==> flow/design.v <==
module top#(parameter m = 7)(
    input clk,
    input signed [m-1:0]noise_in,
    output reg signed [2*m-1:0]filter_out
);
    localparam signed [m-1:0] tap0 = 5;
    localparam signed [m-1:0] tap1 = 8;
    localparam signed [m-1:0] tap2 = 11;
    localparam signed [m-1:0] tap3 = 15;
    localparam signed [m-1:0] tap4 = 17;
    localparam signed [m-1:0] tap5 = 18;
    localparam signed [m-1:0] tap6 = 17;
    localparam signed [m-1:0] tap7 = 15;
    localparam signed [m-1:0] tap8 = 11;
    localparam signed [m-1:0] tap9 = 8;
    localparam signed [m-1:0] tap10 = 5;
    reg signed [m-1:0] register_0;
    reg signed [m-1:0] register_1;
    reg signed [m-1:0] register_2;
    reg signed [m-1:0] register_3;
    reg signed [m-1:0] register_4;
    reg signed [m-1:0] register_5;
    reg signed [m-1:0] register_6;
    reg signed [m-1:0] register_7;
    reg signed [m-1:0] register_8;
    reg signed [m-1:0] register_9;
    always@(posedge clk) begin
        register_0 <= noise_in;
        register_1 <= register_0;
        register_2 <= register_1;
        register_3 <= register_2;
        register_4 <= register_3;
        register_5 <= register_4;
        register_6 <= register_5;
        register_7 <= register_6;
        register_8 <= register_7;
        register_9 <= register_8;  
        filter_out <=  noise_in * tap0 +
                            register_0 * tap1 +
                            register_1 * tap2 +
                            register_2 * tap3 +
                            register_3 * tap4 +
                            register_4 * tap5 +
                            register_5 * tap6 +
                            register_6 * tap7 +
                            register_7 * tap8 +
                            register_8 * tap9 +
                            register_9 * tap10;
    end
endmodule
# --- From RTL to reports: top ---
# The steps from the RTL of top to its reports follow in flow order.
# Lines are those of the file above, counted from 1.
setup:
  top: "top"
  clock: "clk"
  library: "sky130hd"
  lib_corner: "tt_025C_1v80"

# --- Elaborated design ---
# Counts by Yosys on the flattened word-level netlist (proc, flatten, opt, wreduce; memories kept). Register bits leave out memories and registers merged into their read ports (data or address); mux counts leave out enables and synchronous resets folded into registers. Print and check cells are left out. Cells with the same type and inputs are merged into one.
op_classes:
  n_addsub: 10
  n_mul: 9
ops:
  columns: ["op", "count"]
  rows:
  - ["multiplier 7 x 5 -> 12 bit with constant B", 5]
  - ["multiplier 7 x 6 -> 13 bit with constant B", 2]
  - ["multiplier 7 x 4 -> 11 bit with constant B", 2]
  - ["adder 14 x 13 -> 14 bit", 3]
  - ["adder 14 x 12 -> 14 bit", 2]
  - ["adder 13 x 12 -> 14 bit", 1]
  - ["adder 14 x 10 -> 14 bit", 1]
  - ["adder 14 x 11 -> 14 bit", 1]
  - ["adder 12 x 12 -> 13 bit", 1]
  - ["adder 11 x 10 -> 12 bit", 1]
word_totals:
  ff_bits: 84
  inputBits: 8
  out_inout_bits: 14
  elab_cells: 30

# --- Longest topological paths ---
# Depth = most cells in a row (Yosys ltp): at word level without a register or memory, in the mapped netlist without a sequential cell, where the memories' decode and read muxes count.
logic_depth:
  word_depth: 11
  ABC_AREA: 0
  depth_mapped: 24
  depth_no_buf: 24

# --- Mapped cells and area ---
# Source: synth_stat.txt of the flow (Yosys; design flattened, memories mapped). It holds for the ABC_AREA given above (unset counts as 0); a run with the other value may have another netlist.
# The area totals of this step are shown rounded.
by_type:
  columns: ["type", "count", "area_total_um2"]
  rows:
  - ["sky130_fd_sc_hd__fa_1", 186, 3.72E+03]
  - ["sky130_fd_sc_hd__ha_1", 163, 2.04E+03]
  - ["sky130_fd_sc_hd__dfxtp_1", 84, 1.68E+03]
  - ["sky130_fd_sc_hd__inv_1", 311, 1167.37]
  - ["sky130_fd_sc_hd__xnor2_1", 25, 218.96]
  - ["sky130_fd_sc_hd__xor2_1", 7, 61.309]
  - ["sky130_fd_sc_hd__a21oi_1", 11, 55.053]
  - ["sky130_fd_sc_hd__o21ai_0", 9, 45.043]
  - ["sky130_fd_sc_hd__nor2_1", 8, 30.029]
  - ["sky130_fd_sc_hd__and2_1", 4, 25.024]
  - ["sky130_fd_sc_hd__or2_2", 4, 25.024]
  - ["sky130_fd_sc_hd__a21o_1", 3, 22.522]
  - ["sky130_fd_sc_hd__xnor3_1", 1, 22.522]
  - ["sky130_fd_sc_hd__a211oi_1", 2, 15.014]
  - ["sky130_fd_sc_hd__nand2_1", 4, 15.014]
  - ["sky130_fd_sc_hd__nand3b_1", 2, 15.014]
  - ["sky130_fd_sc_hd__o21a_1", 2, 15.014]
  - ["sky130_fd_sc_hd__nor2b_1", 2, 12.512]
# Other cell types: 8; their cells: 9.
synth_totals:
  mapped_cells: 837
  yosys_area_um2: 9250
  seqArea_um2: 1680
  ff_cells: 84
  buffers: 2

# --- Worst setup path after synthesis ---
# OpenSTA on the mapped netlist: ideal clock, no wires. The path of least setup slack (recovery checks aside). Input and output delay are each 20% of the period. Register names are those of the netlist, which keeps one name where synthesis merged equal registers.
synth_timing:
  path_type: "input to register"
  start: "in noise_in[6]"
  end: "reg filter_out[11]"
  tclk_ns: 10.0
  in_delay_ns: 2.000
  setup_time_ns: 0.072
  t_first_pin_ns: 2.000
  t_arrival_ns: 7.816
  required_time_ns: 9.928
  slack_ns: 2.112
  path_delay_ns: 5.888
  path_stages: 22
  n_path_buf: 0
  period_less_setup_slack_ns: 7.888
# "path_delay_ns" = arrival - input delay + setup time.
# "path_stages": output pins that drive a net of the path, with the launching flip-flop's if there is one; two outputs of one cell count as two.
# "period_less_setup_slack_ns" = period - worst setup slack (recovery checks aside). The figure is calculated, with input and output delays left at 20% of the set period.
# The rows between start and end are the longest chain of elaborated cells between them; the timing report does not say that the signal goes this way. Where chains are equally long, one stands for them.
# A line is the first line of the expression or statement that the cell stems from. Yosys adds cells for indexed reads and writes and turns some case tables into memories.
synth_between:
  path_cell_list: "sky130_fd_sc_hd__inv_1 > sky130_fd_sc_hd__fa_1 > sky130_fd_sc_hd__inv_1 > sky130_fd_sc_hd__ha_1 > sky130_fd_sc_hd__fa_1 > sky130_fd_sc_hd__fa_1 > sky130_fd_sc_hd__inv_1 > sky130_fd_sc_hd__fa_1 > sky130_fd_sc_hd__inv_1 > sky130_fd_sc_hd__fa_1 > sky130_fd_sc_hd__fa_1 > sky130_fd_sc_hd__fa_1 > sky130_fd_sc_hd__inv_1 > sky130_fd_sc_hd__fa_1 > sky130_fd_sc_hd__inv_1 > sky130_fd_sc_hd__ha_1 > sky130_fd_sc_hd__and2_1 > sky130_fd_sc_hd__o21ai_0 > sky130_fd_sc_hd__nand3b_1 > sky130_fd_sc_hd__a21o_1 > sky130_fd_sc_hd__a21oi_1 > sky130_fd_sc_hd__xnor2_1"
  elab_chain_len: 11
  cone_cells: 11
  lines_between: 1
  classes_between: "add/sub: 10; mul: 1"
synth_lines:
  columns: ["item", "line", "rtl"]
  rows:
  - ["start, declared", 3, "input signed [m-1:0]noise_in,"]
  - ["multiplier 7 x 4 -> 11 bit", 38, "filter_out <=  noise_in * tap0 +"]
  - ["adder 11 x 10 -> 12 bit", 38, null]
  - ["adder 12 x 12 -> 13 bit", 38, null]
  - ["adder 13 x 12 -> 14 bit", 38, null]
  - ["adder 14 x 13 -> 14 bit x3", 38, null]
  - ["adder 14 x 12 -> 14 bit x2", 38, null]
  - ["adder 14 x 10 -> 14 bit", 38, null]
  - ["adder 14 x 11 -> 14 bit", 38, null]
  - ["end, assigned", 38, null]
  - ["end, declared", 4, "output reg signed [2*m-1:0]filter_out"]

# --- Worst path after layout ---
# From the final timing report of run A: the path of least setup slack in the routed layout; clock arrival at registers is part of the times.
layout_timing:
  path_type: "input to register"
  start: "in noise_in[6]"
  end: "reg filter_out[11]"
  tclk_ns: 9.2
  in_delay_ns: 1.84
  setup_time_ns: 0.07
  t_first_pin_ns: 1.84
  t_arrival_ns: 8.67
  required_time_ns: 9.49
  slack_ns: 0.82
  path_stages: 23
  n_path_buf: 1
# The rows between start and end are the longest chain of elaborated cells between them; the timing report does not say that the signal goes this way. Where chains are equally long, one stands for them.
layout_between:
  path_cell_list: "sky130_fd_sc_hd__clkdlybuf4s50_1 > sky130_fd_sc_hd__inv_1 > sky130_fd_sc_hd__fa_1 > sky130_fd_sc_hd__inv_1 > sky130_fd_sc_hd__ha_1 > sky130_fd_sc_hd__fa_1 > sky130_fd_sc_hd__fa_1 > sky130_fd_sc_hd__inv_1 > sky130_fd_sc_hd__fa_1 > sky130_fd_sc_hd__inv_1 > sky130_fd_sc_hd__fa_1 > sky130_fd_sc_hd__fa_1 > sky130_fd_sc_hd__fa_1 > sky130_fd_sc_hd__inv_1 > sky130_fd_sc_hd__fa_1 > sky130_fd_sc_hd__inv_1 > sky130_fd_sc_hd__ha_1 > sky130_fd_sc_hd__and2_1 > sky130_fd_sc_hd__o21ai_0 > sky130_fd_sc_hd__nand3b_1 > sky130_fd_sc_hd__a21o_1 > sky130_fd_sc_hd__a21oi_1 > sky130_fd_sc_hd__xnor2_1"
  elab_chain_len: 11
  cone_cells: 11
  lines_between: 1
  classes_between: "add/sub: 10; mul: 1"
layout_lines:
  columns: ["item", "line", "rtl"]
  rows:
  - ["start, declared", 3, "input signed [m-1:0]noise_in,"]
  - ["multiplier 7 x 4 -> 11 bit", 38, "filter_out <=  noise_in * tap0 +"]
  - ["adder 11 x 10 -> 12 bit", 38, null]
  - ["adder 12 x 12 -> 13 bit", 38, null]
  - ["adder 13 x 12 -> 14 bit", 38, null]
  - ["adder 14 x 13 -> 14 bit x3", 38, null]
  - ["adder 14 x 12 -> 14 bit x2", 38, null]
  - ["adder 14 x 10 -> 14 bit", 38, null]
  - ["adder 14 x 11 -> 14 bit", 38, null]
  - ["end, assigned", 38, null]
  - ["end, declared", 4, "output reg signed [2*m-1:0]filter_out"]

# 5 stored runs of top in the flow (synthesis by Yosys, layout by OpenROAD, sky130hd cells), in arbitrary order. Constraints: input delay and output delay 20% of the set period each, output load 0.01 pF.
# "achieved_period_ns" means the clock period less the worst setup slack. The figure is calculated, with input and output delays left at 20% of the set period.
# "worst_path_time_ns" = time allowed to the worst setup path (clock period - input delay - output delay, where it has them) - its slack; a late launch clock adds to it, a late capture clock takes from it.
# Values from the reports are rounded here.
runs:
  - name: "run A"
    settings:
      ABC_AREA: 0
      CORE_ASPECT_RATIO: 0.53
      CORE_MARGIN: 9
      CORE_UTILIZATION: 70
      CTS_CLUSTER_DIAMETER: 321
      MAX_ROUTING_LAYER: "met4"
      MIN_ROUTING_LAYER: "met2"
      PLACE_DENSITY: 0.71
      SETUP_SLACK_MARGIN: -0.77
      TNS_END_PERCENT: 60
      period_ns: 9.2
      CAP_MARGIN: 20
      SLEW_MARGIN: 20
    results:
      worstSetupSlack_ns: 0.821
      worst_path_time_ns: 6.54
      critical_path_type: "input to register"
      worst_hold_slack_ns: 0.358
      post_synth_area_um2: 9250
      finalCellArea_um2: 9990
      final_setup_tns_ns: 0.000
      die_area_um2: 17900
      achieved_period_ns: 8.379
      util_pct: 77.8
  - name: "run B"
    settings:
      CELL_PAD_IN_SITES_GLOBAL_PLACEMENT: 3
      CORE_UTILIZATION: 50
      CTS_CLUSTER_DIAMETER: 94
      HOLD_SLACK_MARGIN: -0.05
      MIN_ROUTING_LAYER: "met2"
      SLEW_MARGIN: 0
      period_ns: 8.29
      CAP_MARGIN: 20
      CORE_MARGIN: 2
    results:
      worstSetupSlack_ns: 0.333
      worst_path_time_ns: 6.30
      critical_path_type: "input to register"
      worst_hold_slack_ns: 0.352
      post_synth_area_um2: 9250
      finalCellArea_um2: 10200
      final_setup_tns_ns: 0.000
      die_area_um2: 19600
      achieved_period_ns: 7.957
      util_pct: 56.1
  - name: "run C"
    settings:
      ABC_AREA: 1
      CAP_MARGIN: 40
      CELL_PAD_IN_SITES_DETAIL_PLACEMENT: 2
      CELL_PAD_IN_SITES_GLOBAL_PLACEMENT: 2
      CORE_UTILIZATION: 30
      CTS_CLUSTER_DIAMETER: 345
      GPL_ROUTABILITY_DRIVEN: 1
      GPL_TIMING_DRIVEN: 0
      HOLD_SLACK_MARGIN: 0.01
      MAX_ROUTING_LAYER: "met4"
      MIN_ROUTING_LAYER: "met2"
      SETUP_SLACK_MARGIN: 2.27
      SLEW_MARGIN: 0
      TNS_END_PERCENT: 5
      period_ns: 10.0
      CORE_MARGIN: 2
    results:
      worstSetupSlack_ns: 2.28
      worst_path_time_ns: 5.72
      critical_path_type: "input to register"
      worst_hold_slack_ns: 0.351
      post_synth_area_um2: 9430
      finalCellArea_um2: 10700
      final_setup_tns_ns: 0.000
      die_area_um2: 32900
      achieved_period_ns: 7.719
      util_pct: 34.8
  - name: "run D"
    settings:
      CELL_PAD_IN_SITES_GLOBAL_PLACEMENT: 3
      CORE_ASPECT_RATIO: 1.55
      CORE_UTILIZATION: 40
      CTS_CLUSTER_DIAMETER: 225
      CTS_CLUSTER_SIZE: 28
      GPL_TIMING_DRIVEN: 0
      HOLD_SLACK_MARGIN: -0.06
      MAX_ROUTING_LAYER: "met4"
      MIN_ROUTING_LAYER: "met2"
      PLACE_DENSITY: 0.54
      SLEW_MARGIN: 0
      period_ns: 10.0
      CAP_MARGIN: 20
      CORE_MARGIN: 2
    results:
      worstSetupSlack_ns: 1.21
      worst_path_time_ns: 6.79
      critical_path_type: "input to register"
      worst_hold_slack_ns: 0.352
      post_synth_area_um2: 9250
      finalCellArea_um2: 10100
      final_setup_tns_ns: 0.000
      die_area_um2: 24400
      achieved_period_ns: 8.794
      util_pct: 44.4
  - name: "run E"
    settings:
      CTS_CLUSTER_DIAMETER: 288
      GPL_TIMING_DRIVEN: 0
      SETUP_SLACK_MARGIN: 2.35
      SLEW_MARGIN: 0
      period_ns: 10.0
      CAP_MARGIN: 20
      CORE_MARGIN: 2
      CORE_UTILIZATION: 40
    results:
      worstSetupSlack_ns: 2.41
      worst_path_time_ns: 5.59
      critical_path_type: "input to register"
      worst_hold_slack_ns: 0.351
      post_synth_area_um2: 9250
      finalCellArea_um2: 10500
      final_setup_tns_ns: 0.000
      die_area_um2: 24400
      achieved_period_ns: 7.586
      util_pct: 46.3
